==> flow/design.v <==
module chip_to_symbol 
(
input logic         i_clk,
input logic         i_rst_n,
input logic         i_stream,
input logic         i_stream_valid,
output logic [3:0]  o_symbol,
output logic        o_symbol_valid       
);
logic [4:0] r_bit_counter;
logic [31:0] r_received_chip;
logic [5:0] s_ones_counter[15:0];
logic	[31:0]	chip_values [15:0];  
initial 
begin
	chip_values[0] 		=  32'b11011001110000110101001000101110;
	chip_values[8] 		=  32'b11101101100111000011010100100010;
	chip_values[4] 		=  32'b00101110110110011100001101010010;
	chip_values[12] 	=  32'b00100010111011011001110000110101;
	chip_values[2] 		=  32'b01010010001011101101100111000011;
	chip_values[10] 	=  32'b00110101001000101110110110011100;
	chip_values[6] 		=  32'b11000011010100100010111011011001;
	chip_values[14] 	=  32'b10011100001101010010001011101101;
	chip_values[1] 		=  32'b10001100100101100000011101111011;
	chip_values[9] 		=  32'b10111000110010010110000001110111;
	chip_values[5] 		=  32'b01111011100011001001011000000111;
	chip_values[13] 	=  32'b01110111101110001100100101100000;
	chip_values[3]		=  32'b00000111011110111000110010010110;
	chip_values[11]		=  32'b01100000011101111011100011001001;
	chip_values[7] 		=  32'b10010110000001110111101110001100;
	chip_values[15] 	=  32'b11001001011000000111011110111000;
end
always_ff@(posedge i_clk , negedge i_rst_n)
begin
    if(!i_rst_n)
    begin
        r_bit_counter <= 'd0;
    end
    else if(r_bit_counter=='d31) 
    begin
        r_bit_counter <= 'd0;
    end
    else if(i_stream_valid)
    begin
        r_bit_counter <= r_bit_counter + 'd1;
    end
end
always_ff@(posedge i_clk , negedge i_rst_n)
begin
    if(!i_rst_n)
    begin
        r_received_chip <= 'd0;
		for(int i = 0 ; i<16 ; i++)
        begin
			s_ones_counter[i] <= 'd0;
		end
    end
	else if (r_bit_counter==31)
	begin
		for(int i = 0 ; i<16 ; i++)
        begin
			s_ones_counter[i] <= 'd0;
		end
	end
    else if(i_stream_valid)
    begin
        r_received_chip[r_bit_counter]<= i_stream;
        for(int i = 0 ; i<16 ; i++)
        begin
            s_ones_counter[i] <= s_ones_counter[i] + (i_stream ~^ chip_values[i][r_bit_counter]);
        end
    end    
end
	always@(*)
		begin
			if((s_ones_counter[0]>=s_ones_counter[1]) && (s_ones_counter[0]>=s_ones_counter[2]) && (s_ones_counter[0]>=s_ones_counter[3]) && (s_ones_counter[0]>=s_ones_counter[4]) && (s_ones_counter[0]>=s_ones_counter[5]) && (s_ones_counter[0]>=s_ones_counter[6]) && (s_ones_counter[0]>=s_ones_counter[7]) && (s_ones_counter[0]>=s_ones_counter[8]) && (s_ones_counter[0]>=s_ones_counter[9]) && (s_ones_counter[0]>=s_ones_counter[10]) && (s_ones_counter[0]>=s_ones_counter[11]) && (s_ones_counter[0]>=s_ones_counter[12]) && (s_ones_counter[0]>=s_ones_counter[13]) && (s_ones_counter[0]>=s_ones_counter[14]) && (s_ones_counter[0]>=s_ones_counter[15]) ) 
			begin
				o_symbol = 'd0;
			end
			else if((s_ones_counter[1]>=s_ones_counter[0]) && (s_ones_counter[1]>=s_ones_counter[2]) && (s_ones_counter[1]>=s_ones_counter[3]) && (s_ones_counter[1]>=s_ones_counter[4]) && (s_ones_counter[1]>=s_ones_counter[5]) && (s_ones_counter[1]>=s_ones_counter[6]) && (s_ones_counter[1]>=s_ones_counter[7]) && (s_ones_counter[1]>=s_ones_counter[8]) && (s_ones_counter[1]>=s_ones_counter[9]) && (s_ones_counter[1]>=s_ones_counter[10]) && (s_ones_counter[1]>=s_ones_counter[11]) && (s_ones_counter[1]>=s_ones_counter[12]) && (s_ones_counter[1]>=s_ones_counter[13]) && (s_ones_counter[1]>=s_ones_counter[14]) && (s_ones_counter[1]>=s_ones_counter[15]) ) 
			begin
				o_symbol = 'd1;
			end
			else if((s_ones_counter[2]>=s_ones_counter[0]) && (s_ones_counter[2]>=s_ones_counter[1]) && (s_ones_counter[2]>=s_ones_counter[3]) && (s_ones_counter[2]>=s_ones_counter[4]) && (s_ones_counter[2]>=s_ones_counter[5]) && (s_ones_counter[2]>=s_ones_counter[6]) && (s_ones_counter[2]>=s_ones_counter[7]) && (s_ones_counter[2]>=s_ones_counter[8]) && (s_ones_counter[2]>=s_ones_counter[9]) && (s_ones_counter[2]>=s_ones_counter[10]) && (s_ones_counter[2]>=s_ones_counter[11]) && (s_ones_counter[2]>=s_ones_counter[12]) && (s_ones_counter[2]>=s_ones_counter[13]) && (s_ones_counter[2]>=s_ones_counter[14]) && (s_ones_counter[2]>=s_ones_counter[15]) ) 
			begin
				o_symbol = 'd2;
			end
			else if((s_ones_counter[3]>=s_ones_counter[0]) && (s_ones_counter[3]>=s_ones_counter[1]) && (s_ones_counter[3]>=s_ones_counter[2]) && (s_ones_counter[3]>=s_ones_counter[4]) && (s_ones_counter[3]>=s_ones_counter[5]) && (s_ones_counter[3]>=s_ones_counter[6]) && (s_ones_counter[3]>=s_ones_counter[7]) && (s_ones_counter[3]>=s_ones_counter[8]) && (s_ones_counter[3]>=s_ones_counter[9]) && (s_ones_counter[3]>=s_ones_counter[10]) && (s_ones_counter[3]>=s_ones_counter[11]) && (s_ones_counter[3]>=s_ones_counter[12]) && (s_ones_counter[3]>=s_ones_counter[13]) && (s_ones_counter[3]>=s_ones_counter[14]) && (s_ones_counter[3]>=s_ones_counter[15]) ) 
			begin
				o_symbol = 'd3;
			end
			else if((s_ones_counter[4]>=s_ones_counter[0]) && (s_ones_counter[4]>=s_ones_counter[1]) && (s_ones_counter[4]>=s_ones_counter[2]) && (s_ones_counter[4]>=s_ones_counter[3]) && (s_ones_counter[4]>=s_ones_counter[5]) && (s_ones_counter[4]>=s_ones_counter[6]) && (s_ones_counter[4]>=s_ones_counter[7]) && (s_ones_counter[4]>=s_ones_counter[8]) && (s_ones_counter[4]>=s_ones_counter[9]) && (s_ones_counter[4]>=s_ones_counter[10]) && (s_ones_counter[4]>=s_ones_counter[11]) && (s_ones_counter[4]>=s_ones_counter[12]) && (s_ones_counter[4]>=s_ones_counter[13]) && (s_ones_counter[4]>=s_ones_counter[14]) && (s_ones_counter[4]>=s_ones_counter[15]) ) 
			begin
				o_symbol = 'd4;
			end
			else if((s_ones_counter[5]>=s_ones_counter[0]) && (s_ones_counter[5]>=s_ones_counter[1]) && (s_ones_counter[5]>=s_ones_counter[2]) && (s_ones_counter[5]>=s_ones_counter[3]) && (s_ones_counter[5]>=s_ones_counter[4]) && (s_ones_counter[5]>=s_ones_counter[6]) && (s_ones_counter[5]>=s_ones_counter[7]) && (s_ones_counter[5]>=s_ones_counter[8]) && (s_ones_counter[5]>=s_ones_counter[9]) && (s_ones_counter[5]>=s_ones_counter[10]) && (s_ones_counter[5]>=s_ones_counter[11]) && (s_ones_counter[5]>=s_ones_counter[12]) && (s_ones_counter[5]>=s_ones_counter[13]) && (s_ones_counter[5]>=s_ones_counter[14]) && (s_ones_counter[5]>=s_ones_counter[15]) ) 
			begin
				o_symbol = 'd5;
			end
			else if((s_ones_counter[6]>=s_ones_counter[0]) && (s_ones_counter[6]>=s_ones_counter[1]) && (s_ones_counter[6]>=s_ones_counter[2]) && (s_ones_counter[6]>=s_ones_counter[3]) && (s_ones_counter[6]>=s_ones_counter[4]) && (s_ones_counter[6]>=s_ones_counter[5]) && (s_ones_counter[6]>=s_ones_counter[7]) && (s_ones_counter[6]>=s_ones_counter[8]) && (s_ones_counter[6]>=s_ones_counter[9]) && (s_ones_counter[6]>=s_ones_counter[10]) && (s_ones_counter[6]>=s_ones_counter[11]) && (s_ones_counter[6]>=s_ones_counter[12]) && (s_ones_counter[6]>=s_ones_counter[13]) && (s_ones_counter[6]>=s_ones_counter[14]) && (s_ones_counter[6]>=s_ones_counter[15]) ) 
			begin
				o_symbol = 'd6;
			end
			else if((s_ones_counter[7]>=s_ones_counter[0]) && (s_ones_counter[7]>=s_ones_counter[1]) && (s_ones_counter[7]>=s_ones_counter[2]) && (s_ones_counter[7]>=s_ones_counter[3]) && (s_ones_counter[7]>=s_ones_counter[4]) && (s_ones_counter[7]>=s_ones_counter[5]) && (s_ones_counter[7]>=s_ones_counter[6]) && (s_ones_counter[7]>=s_ones_counter[8]) && (s_ones_counter[7]>=s_ones_counter[9]) && (s_ones_counter[7]>=s_ones_counter[10]) && (s_ones_counter[7]>=s_ones_counter[11]) && (s_ones_counter[7]>=s_ones_counter[12]) && (s_ones_counter[7]>=s_ones_counter[13]) && (s_ones_counter[7]>=s_ones_counter[14]) && (s_ones_counter[7]>=s_ones_counter[15]) ) 
			begin
				o_symbol = 'd7;
			end
			else if((s_ones_counter[8]>=s_ones_counter[0]) && (s_ones_counter[8]>=s_ones_counter[1]) && (s_ones_counter[8]>=s_ones_counter[2]) && (s_ones_counter[8]>=s_ones_counter[3]) && (s_ones_counter[8]>=s_ones_counter[4]) && (s_ones_counter[8]>=s_ones_counter[5]) && (s_ones_counter[8]>=s_ones_counter[6]) && (s_ones_counter[8]>=s_ones_counter[7]) && (s_ones_counter[8]>=s_ones_counter[9]) && (s_ones_counter[8]>=s_ones_counter[10]) && (s_ones_counter[8]>=s_ones_counter[11]) && (s_ones_counter[8]>=s_ones_counter[12]) && (s_ones_counter[8]>=s_ones_counter[13]) && (s_ones_counter[8]>=s_ones_counter[14]) && (s_ones_counter[8]>=s_ones_counter[15]) ) 
			begin
				o_symbol = 'd8;
			end
			else if((s_ones_counter[9]>=s_ones_counter[0]) && (s_ones_counter[9]>=s_ones_counter[1]) && (s_ones_counter[9]>=s_ones_counter[2]) && (s_ones_counter[9]>=s_ones_counter[3]) && (s_ones_counter[9]>=s_ones_counter[4]) && (s_ones_counter[9]>=s_ones_counter[5]) && (s_ones_counter[9]>=s_ones_counter[6]) && (s_ones_counter[9]>=s_ones_counter[7]) && (s_ones_counter[9]>=s_ones_counter[8]) && (s_ones_counter[9]>=s_ones_counter[10]) && (s_ones_counter[9]>=s_ones_counter[11]) && (s_ones_counter[9]>=s_ones_counter[12]) && (s_ones_counter[9]>=s_ones_counter[13]) && (s_ones_counter[9]>=s_ones_counter[14]) && (s_ones_counter[9]>=s_ones_counter[15]) ) 
			begin
				o_symbol = 'd9;
			end
			else if((s_ones_counter[10]>=s_ones_counter[0]) && (s_ones_counter[10]>=s_ones_counter[1]) && (s_ones_counter[10]>=s_ones_counter[2]) && (s_ones_counter[10]>=s_ones_counter[3]) && (s_ones_counter[10]>=s_ones_counter[4]) && (s_ones_counter[10]>=s_ones_counter[5]) && (s_ones_counter[10]>=s_ones_counter[6]) && (s_ones_counter[10]>=s_ones_counter[7]) && (s_ones_counter[10]>=s_ones_counter[8]) && (s_ones_counter[10]>=s_ones_counter[9]) && (s_ones_counter[10]>=s_ones_counter[11]) && (s_ones_counter[10]>=s_ones_counter[12]) && (s_ones_counter[10]>=s_ones_counter[13]) && (s_ones_counter[10]>=s_ones_counter[14]) && (s_ones_counter[10]>=s_ones_counter[15]) ) 
			begin
				o_symbol = 'd10;
			end
			else if((s_ones_counter[11]>=s_ones_counter[0]) && (s_ones_counter[11]>=s_ones_counter[1]) && (s_ones_counter[11]>=s_ones_counter[2]) && (s_ones_counter[11]>=s_ones_counter[3]) && (s_ones_counter[11]>=s_ones_counter[4]) && (s_ones_counter[11]>=s_ones_counter[5]) && (s_ones_counter[11]>=s_ones_counter[6]) && (s_ones_counter[11]>=s_ones_counter[7]) && (s_ones_counter[11]>=s_ones_counter[8]) && (s_ones_counter[11]>=s_ones_counter[9]) && (s_ones_counter[11]>=s_ones_counter[10]) && (s_ones_counter[11]>=s_ones_counter[12]) && (s_ones_counter[11]>=s_ones_counter[13]) && (s_ones_counter[11]>=s_ones_counter[14]) && (s_ones_counter[11]>=s_ones_counter[15]) ) 
			begin
				o_symbol = 'd11;
			end
			else if((s_ones_counter[12]>=s_ones_counter[0]) && (s_ones_counter[12]>=s_ones_counter[1]) && (s_ones_counter[12]>=s_ones_counter[2]) && (s_ones_counter[12]>=s_ones_counter[3]) && (s_ones_counter[12]>=s_ones_counter[4]) && (s_ones_counter[12]>=s_ones_counter[5]) && (s_ones_counter[12]>=s_ones_counter[6]) && (s_ones_counter[12]>=s_ones_counter[7]) && (s_ones_counter[12]>=s_ones_counter[8]) && (s_ones_counter[12]>=s_ones_counter[9]) && (s_ones_counter[12]>=s_ones_counter[10]) && (s_ones_counter[12]>=s_ones_counter[11]) && (s_ones_counter[12]>=s_ones_counter[13]) && (s_ones_counter[12]>=s_ones_counter[14]) && (s_ones_counter[12]>=s_ones_counter[15]) ) 
			begin
				o_symbol = 'd12;
			end
			else if((s_ones_counter[13]>=s_ones_counter[0]) && (s_ones_counter[13]>=s_ones_counter[1]) && (s_ones_counter[13]>=s_ones_counter[2]) && (s_ones_counter[13]>=s_ones_counter[3]) && (s_ones_counter[13]>=s_ones_counter[4]) && (s_ones_counter[13]>=s_ones_counter[5]) && (s_ones_counter[13]>=s_ones_counter[6]) && (s_ones_counter[13]>=s_ones_counter[7]) && (s_ones_counter[13]>=s_ones_counter[8]) && (s_ones_counter[13]>=s_ones_counter[9]) && (s_ones_counter[13]>=s_ones_counter[10]) && (s_ones_counter[13]>=s_ones_counter[11]) && (s_ones_counter[13]>=s_ones_counter[12]) && (s_ones_counter[13]>=s_ones_counter[15]) && (s_ones_counter[13]>=s_ones_counter[14]) ) 
			begin
				o_symbol = 'd13;
			end
			else if((s_ones_counter[14]>=s_ones_counter[0]) && (s_ones_counter[14]>=s_ones_counter[1]) && (s_ones_counter[14]>=s_ones_counter[2]) && (s_ones_counter[14]>=s_ones_counter[3]) && (s_ones_counter[14]>=s_ones_counter[4]) && (s_ones_counter[14]>=s_ones_counter[5]) && (s_ones_counter[14]>=s_ones_counter[6]) && (s_ones_counter[14]>=s_ones_counter[7]) && (s_ones_counter[14]>=s_ones_counter[8]) && (s_ones_counter[14]>=s_ones_counter[9]) && (s_ones_counter[14]>=s_ones_counter[10]) && (s_ones_counter[14]>=s_ones_counter[11]) && (s_ones_counter[14]>=s_ones_counter[12]) && (s_ones_counter[14]>=s_ones_counter[13]) && (s_ones_counter[14]>=s_ones_counter[15]) ) 
			begin
				o_symbol = 'd14;
			end
			else
				begin
				o_symbol = 'd15;
				end
			end
assign o_symbol_valid = (r_bit_counter==31);  
endmodule
# [Step by step through the tools: chip_to_symbol]
# The steps from the RTL of chip_to_symbol to its reports follow in flow order.
# Lines are those of the file above, counted from 1.
# Operators: Yosys type, input widths -> output width; for muxes data width and select width s.
# Cell names lack the library's common part.
# The mark - stands for no value.
[design] top_module="chip_to_symbol" clock_port="i_clk" lib="sky130hd" corner="tt_025C_1v80"

# [After elaboration]
# Counts by Yosys on the flattened word-level netlist (proc, flatten, opt, wreduce). Print and check cells are left out. Cells with the same type and inputs are merged into one.
# Memory sizes are those after Yosys's memory passes, which may raise the word count (mostly to a power of two), join words into wider ones and drop unused or constant bits.
[bits] inputBits=4 ff_bits=101 mem_bits_ro=512 word_cells=553 output_inout_bits=5 mem_count=1
[mem_list] name="chip_values" size=2 word_bits=256 line_no=13 rtl="logic [31:0] chip_values [15:0];"
[classes] reduce_and_logical=211 addsub=17 logic=16 shift=16 cmp=225 n_eq=1 mux=49
[ops] op="$ge 6x6->1" n=225
[ops] op="$shiftx 32x5->1" n=16
[ops] op="$logic_and 1x1->1" n=210
[ops] op="$mux 6" n=32
[ops] op="$xnor 1x1->6" n=16
[ops] op="$add 6x6->6" n=16
[ops] op="$mux 4" n=8
[ops] op="$mux 3" n=4
[ops] op="$mux 5" n=2
[ops] op="$add 5x1->5 const B" n=1
[ops] op="$eq 5x5->1 const B" n=1
[ops] op="$mux 2" n=2
[ops] op="$reduce_bool 2->1" n=1
[ops] op="$mux 1" n=1

# [Depth]
# Yosys ltp: most cells in a row. Word level: on the elaborated netlist, between registers, memories and ports. Mapped: between sequential cells and ports; inverters and the memories' decode and read muxes count.
[logic_depth] word_depth=30 abc_area=0 mapped_depth=16 ltp_nobuf=15

# [Synthesis result]
# Yosys stat after the flow's synthesis: flattened, memories mapped to cells. It holds for the ABC_AREA given above (unset counts as 0); a run with the other value may have another netlist.
[synth_totals] buffers=33 seqArea_mm2=0.0025274 stdcells=2887 area_mm2=0.0238329 ffs=101
[types] type="ha_1" n=761 area_total_um2=9.52E+03
[types] type="dfrtp_1" n=101 area_total_um2=2.53E+03
[types] type="a21oi_1" n=285 area_total_um2=1.43E+03
[types] type="o21ai_0" n=164 area_total_um2=820.787
[types] type="nor2_1" n=189 area_total_um2=709.43
[types] type="inv_1" n=178 area_total_um2=668.141
[types] type="nand2_1" n=172 area_total_um2=645.619
[types] type="xnor2_1" n=70 area_total_um2=613.088
[types] type="nor2b_1" n=93 area_total_um2=581.808
[types] type="nand2b_1" n=86 area_total_um2=538.016
[types] type="o21a_1" n=70 area_total_um2=525.504
[types] type="and4_1" n=59 area_total_um2=516.746
[types] type="a21o_1" n=59 area_total_um2=442.925
[types] type="a32oi_1" n=50 area_total_um2=437.92
[types] type="nand4_1" n=69 area_total_um2=431.664
[types] type="mux2i_1" n=35 area_total_um2=350.336
[types] type="nor3_1" n=59 area_total_um2=295.283
[types] type="a211oi_1" n=39 area_total_um2=292.781
# Not listed: further types 54, cells in them 348.

# [Timing after synthesis]
# OpenSTA on the mapped netlist: ideal clock, no wires. The path of least setup slack (recovery checks aside). Input and output delay are each 20% of the period. Register names are those of the netlist, which keeps one name where synthesis merged equal registers.
[synth_path] path_type="register -> output" startpoint="register s_ones_counter[9][3]" endpoint="output o_symbol[1]" launch_ps=0 t_required_ps=8000 out_delay_ps=2000 clock_period_ps=10000 stages=12 arrival_time_ps=2799 path_buffers=0 delay_ps=2799 setup_slack_ps=5201 synth_period_reached_ps=4799
# "delay_ps" is the arrival time less input delay plus setup time.
# At an output port there is no setup time.
# "stages": output pins that drive a net of the path, with the launching flip-flop's if there is one; two outputs of one cell count as two.
# "synth_period_reached_ps" is the clock period less the worst setup slack; recovery checks do not enter. This is arithmetic on one report: input and output delays are still those of the set period (20% each).
# Between the ends stands the longest chain of elaborated cells between them, by number of cells; it is not shown to be the way that was timed. Of several equally long chains one is given.
# A line is the first line of the expression or statement that the cell stems from. Yosys adds cells for indexed reads and writes and turns some case tables into memories.
# At most two assigning lines are given for a register; there are more.
[synth_between] cell_sequence="dfrtp_1 -> inv_1 -> ha_1 -> a21oi_1 -> o21ai_1 -> o21bai_2 -> nand4_1 -> or4b_1 -> or4b_4 -> o211ai_2 -> a31oi_1 -> nor2_1" elab_chain_cells=25 cone_cells=143 lines_between=14 classes_between="28 x compare; 14 x mux; 101 x reduce/logical"
[synth_rtl] item="start, declared" line_no=12 rtl="logic [5:0] s_ones_counter[15:0];"
[synth_rtl] item="start, assigned" line_no=55 rtl="s_ones_counter[i] <= 'd0;"
[synth_rtl] item="start, assigned" line_no=70 rtl="s_ones_counter[i] <= s_ones_counter[i] + (i_stream ~^ chip_values[i][r_bit_counter]);"
[synth_rtl] item="$ge 6x6->1" line_no=112 rtl="else if((s_ones_counter[9]>=s_ones_counter[0]) && (s_ones_counter[9]>=s_ones_counter[1]) && (s_ones_counter[9] ..."
[synth_rtl] item="$logic_and 1x1->1 x14" line_no=112
[synth_rtl] item="$mux 3" line_no=112
[synth_rtl] item="$mux 3" line_no=108 rtl="else if((s_ones_counter[8]>=s_ones_counter[0]) && (s_ones_counter[8]>=s_ones_counter[1]) && (s_ones_counter[8] ..."
[synth_rtl] item="$mux 4" line_no=104 rtl="else if((s_ones_counter[7]>=s_ones_counter[0]) && (s_ones_counter[7]>=s_ones_counter[1]) && (s_ones_counter[7] ..."
[synth_rtl] item="$mux 4" line_no=100 rtl="else if((s_ones_counter[6]>=s_ones_counter[0]) && (s_ones_counter[6]>=s_ones_counter[1]) && (s_ones_counter[6] ..."
[synth_rtl] item="$mux 4" line_no=96 rtl="else if((s_ones_counter[5]>=s_ones_counter[0]) && (s_ones_counter[5]>=s_ones_counter[1]) && (s_ones_counter[5] ..."
[synth_rtl] item="$mux 4" line_no=92 rtl="else if((s_ones_counter[4]>=s_ones_counter[0]) && (s_ones_counter[4]>=s_ones_counter[1]) && (s_ones_counter[4] ..."
[synth_rtl] item="$mux 4" line_no=88 rtl="else if((s_ones_counter[3]>=s_ones_counter[0]) && (s_ones_counter[3]>=s_ones_counter[1]) && (s_ones_counter[3] ..."
[synth_rtl] item="$mux 4" line_no=84 rtl="else if((s_ones_counter[2]>=s_ones_counter[0]) && (s_ones_counter[2]>=s_ones_counter[1]) && (s_ones_counter[2] ..."
[synth_rtl] item="$mux 4" line_no=80 rtl="else if((s_ones_counter[1]>=s_ones_counter[0]) && (s_ones_counter[1]>=s_ones_counter[2]) && (s_ones_counter[1] ..."
[synth_rtl] item="$mux 4" line_no=76 rtl="if((s_ones_counter[0]>=s_ones_counter[1]) && (s_ones_counter[0]>=s_ones_counter[2]) && (s_ones_counter[0]>=s_o ..."
[synth_rtl] item="end, declared" line_no=7 rtl="output logic [3:0]  o_symbol,"

# [Timing after layout]
# Path of least setup slack in the final report of entry A (OpenROAD, finished layout, wires in). Where an end is a register, its clock arrival counts in the times.
# The report prints the path's times to 10 ps; the period is as set.
[layout_path] path_type="register -> output" startpoint="register s_ones_counter[2][5]" endpoint="output o_symbol[0]" out_delay_ps=2560 path_buffers=2 setup_slack_ps=4750 arrival_time_ps=5490 launch_ps=430 stages=13 t_required_ps=10240 clock_period_ps=12800
# Between the ends stands the longest chain of elaborated cells between them, by number of cells; it is not shown to be the way that was timed. Of several equally long chains one is given.
# At most two assigning lines are given for a register; there are more.
[layout_between] cell_sequence="dfrtp_1 -> inv_1 -> buf_4 -> ha_1 -> nand4_1 -> o21ai_0 -> o2111ai_1 -> nor4bb_1 -> a311oi_1 -> o211ai_1 -> o2111ai_1 -> nand2_1 -> clkdlybuf4s50_1" elab_chain_cells=29 cone_cells=242 lines_between=15 classes_between="29 x compare; 15 x mux; 198 x reduce/logical"
[layout_rtl] item="start, declared" line_no=12 rtl="logic [5:0] s_ones_counter[15:0];"
[layout_rtl] item="start, assigned" line_no=55 rtl="s_ones_counter[i] <= 'd0;"
[layout_rtl] item="start, assigned" line_no=70 rtl="s_ones_counter[i] <= s_ones_counter[i] + (i_stream ~^ chip_values[i][r_bit_counter]);"
[layout_rtl] item="$ge 6x6->1" line_no=132 rtl="else if((s_ones_counter[14]>=s_ones_counter[0]) && (s_ones_counter[14]>=s_ones_counter[1]) && (s_ones_counter[ ..."
[layout_rtl] item="$logic_and 1x1->1 x13" line_no=132
[layout_rtl] item="$mux 1" line_no=132
[layout_rtl] item="$mux 2" line_no=128 rtl="else if((s_ones_counter[13]>=s_ones_counter[0]) && (s_ones_counter[13]>=s_ones_counter[1]) && (s_ones_counter[ ..."
[layout_rtl] item="$mux 2" line_no=124 rtl="else if((s_ones_counter[12]>=s_ones_counter[0]) && (s_ones_counter[12]>=s_ones_counter[1]) && (s_ones_counter[ ..."
[layout_rtl] item="$mux 3" line_no=120 rtl="else if((s_ones_counter[11]>=s_ones_counter[0]) && (s_ones_counter[11]>=s_ones_counter[1]) && (s_ones_counter[ ..."
[layout_rtl] item="$mux 3" line_no=116 rtl="else if((s_ones_counter[10]>=s_ones_counter[0]) && (s_ones_counter[10]>=s_ones_counter[1]) && (s_ones_counter[ ..."
[layout_rtl] item="(+3 left out)"
[layout_rtl] item="$mux 4" line_no=100 rtl="else if((s_ones_counter[6]>=s_ones_counter[0]) && (s_ones_counter[6]>=s_ones_counter[1]) && (s_ones_counter[6] ..."
[layout_rtl] item="$mux 4" line_no=96 rtl="else if((s_ones_counter[5]>=s_ones_counter[0]) && (s_ones_counter[5]>=s_ones_counter[1]) && (s_ones_counter[5] ..."
[layout_rtl] item="$mux 4" line_no=92 rtl="else if((s_ones_counter[4]>=s_ones_counter[0]) && (s_ones_counter[4]>=s_ones_counter[1]) && (s_ones_counter[4] ..."
[layout_rtl] item="$mux 4" line_no=88 rtl="else if((s_ones_counter[3]>=s_ones_counter[0]) && (s_ones_counter[3]>=s_ones_counter[1]) && (s_ones_counter[3] ..."
[layout_rtl] item="$mux 4" line_no=84 rtl="else if((s_ones_counter[2]>=s_ones_counter[0]) && (s_ones_counter[2]>=s_ones_counter[1]) && (s_ones_counter[2] ..."
[layout_rtl] item="$mux 4" line_no=80 rtl="else if((s_ones_counter[1]>=s_ones_counter[0]) && (s_ones_counter[1]>=s_ones_counter[2]) && (s_ones_counter[1] ..."
[layout_rtl] item="$mux 4" line_no=76 rtl="if((s_ones_counter[0]>=s_ones_counter[1]) && (s_ones_counter[0]>=s_ones_counter[2]) && (s_ones_counter[0]>=s_o ..."
[layout_rtl] item="end, declared" line_no=7 rtl="output logic [3:0]  o_symbol,"

# Measured data: module chip_to_symbol, platform sky130hd, 4 stored runs of the flow under differing settings, order arbitrary. Input and output delays are each 20% of the period that was set; the output load is 0.01 pF.
# By "timing.achieved_period_ps" is meant the clock period of the run minus its worst setup slack. This is arithmetic on one report: input and output delays are still those of the set period (20% each).
# "worstPathTime_ps": the worst setup path's part of the clock period (all of it between registers, 20% less for each end at a port) less its slack. A launch clock that arrives late makes it longer, a capture clock that arrives late makes it shorter.
# "worstPathTime_ps" is given in steps of 10 ps.
run="entry A" settings CELL_PAD_IN_SITES_GLOBAL_PLACEMENT=2 CORE_MARGIN=4 CORE_UTILIZATION=33 MIN_ROUTING_LAYER="met2" PLACE_DENSITY_LB_ADDON=0.07 SETUP_SLACK_MARGIN=-0.61 period_ns=12.8 CAP_MARGIN=20 SLEW_MARGIN=20
run="entry A" results finalUtil_pct=36.3 ys_area_mm2=0.0238329 hold_ws_ps=557 design_die_area_mm2=0.076585 timing.achieved_period_ps=8050 setup_ws_ps=4750 total_negative_slack_ps=0 worstPathTime_ps=5490 path_kind="register -> output" finalCellArea_mm2=0.0259311
run="entry B" settings ABC_AREA=1 CELL_PAD_IN_SITES_DETAIL_PLACEMENT=1 CORE_MARGIN=8 CORE_UTILIZATION=27 CTS_CLUSTER_DIAMETER=267 HOLD_SLACK_MARGIN=-0.08 MAX_ROUTING_LAYER="met4" TNS_END_PERCENT=70 period_ns=10.0 CAP_MARGIN=20 SLEW_MARGIN=20
run="entry B" results finalUtil_pct=29.5 ys_area_mm2=0.0226229 hold_ws_ps=473 design_die_area_mm2=0.0933058 timing.achieved_period_ps=7118 setup_ws_ps=2882 total_negative_slack_ps=0 worstPathTime_ps=5120 path_kind="register -> output" finalCellArea_mm2=0.0245423
run="entry C" settings ABC_AREA=1 CELL_PAD_IN_SITES_DETAIL_PLACEMENT=1 CORE_MARGIN=8 CORE_UTILIZATION=27 CTS_CLUSTER_DIAMETER=288 GPL_TIMING_DRIVEN=0 HOLD_SLACK_MARGIN=-0.08 MAX_ROUTING_LAYER="met4" TNS_END_PERCENT=70 period_ns=8.15 CAP_MARGIN=20 SLEW_MARGIN=20
run="entry C" results finalUtil_pct=29.3 ys_area_mm2=0.0226229 hold_ws_ps=473 design_die_area_mm2=0.0933058 timing.achieved_period_ps=6752 setup_ws_ps=1398 total_negative_slack_ps=0 worstPathTime_ps=5120 path_kind="register -> output" finalCellArea_mm2=0.0244384
run="entry D" settings ABC_AREA=0 CELL_PAD_IN_SITES_DETAIL_PLACEMENT=0 CELL_PAD_IN_SITES_GLOBAL_PLACEMENT=0 CORE_ASPECT_RATIO=0.6 CORE_UTILIZATION=32 GPL_ROUTABILITY_DRIVEN=0 GPL_TIMING_DRIVEN=1 PLACE_DENSITY=0.5 SLEW_MARGIN=35 period_ns=4.88 CAP_MARGIN=20 CORE_MARGIN=2
run="entry D" results finalUtil_pct=39.1 ys_area_mm2=0.0238329 hold_ws_ps=553 design_die_area_mm2=0.0767478 timing.achieved_period_ps=4819 setup_ws_ps=61 total_negative_slack_ps=0 worstPathTime_ps=3840 path_kind="register -> output" finalCellArea_mm2=0.0288151
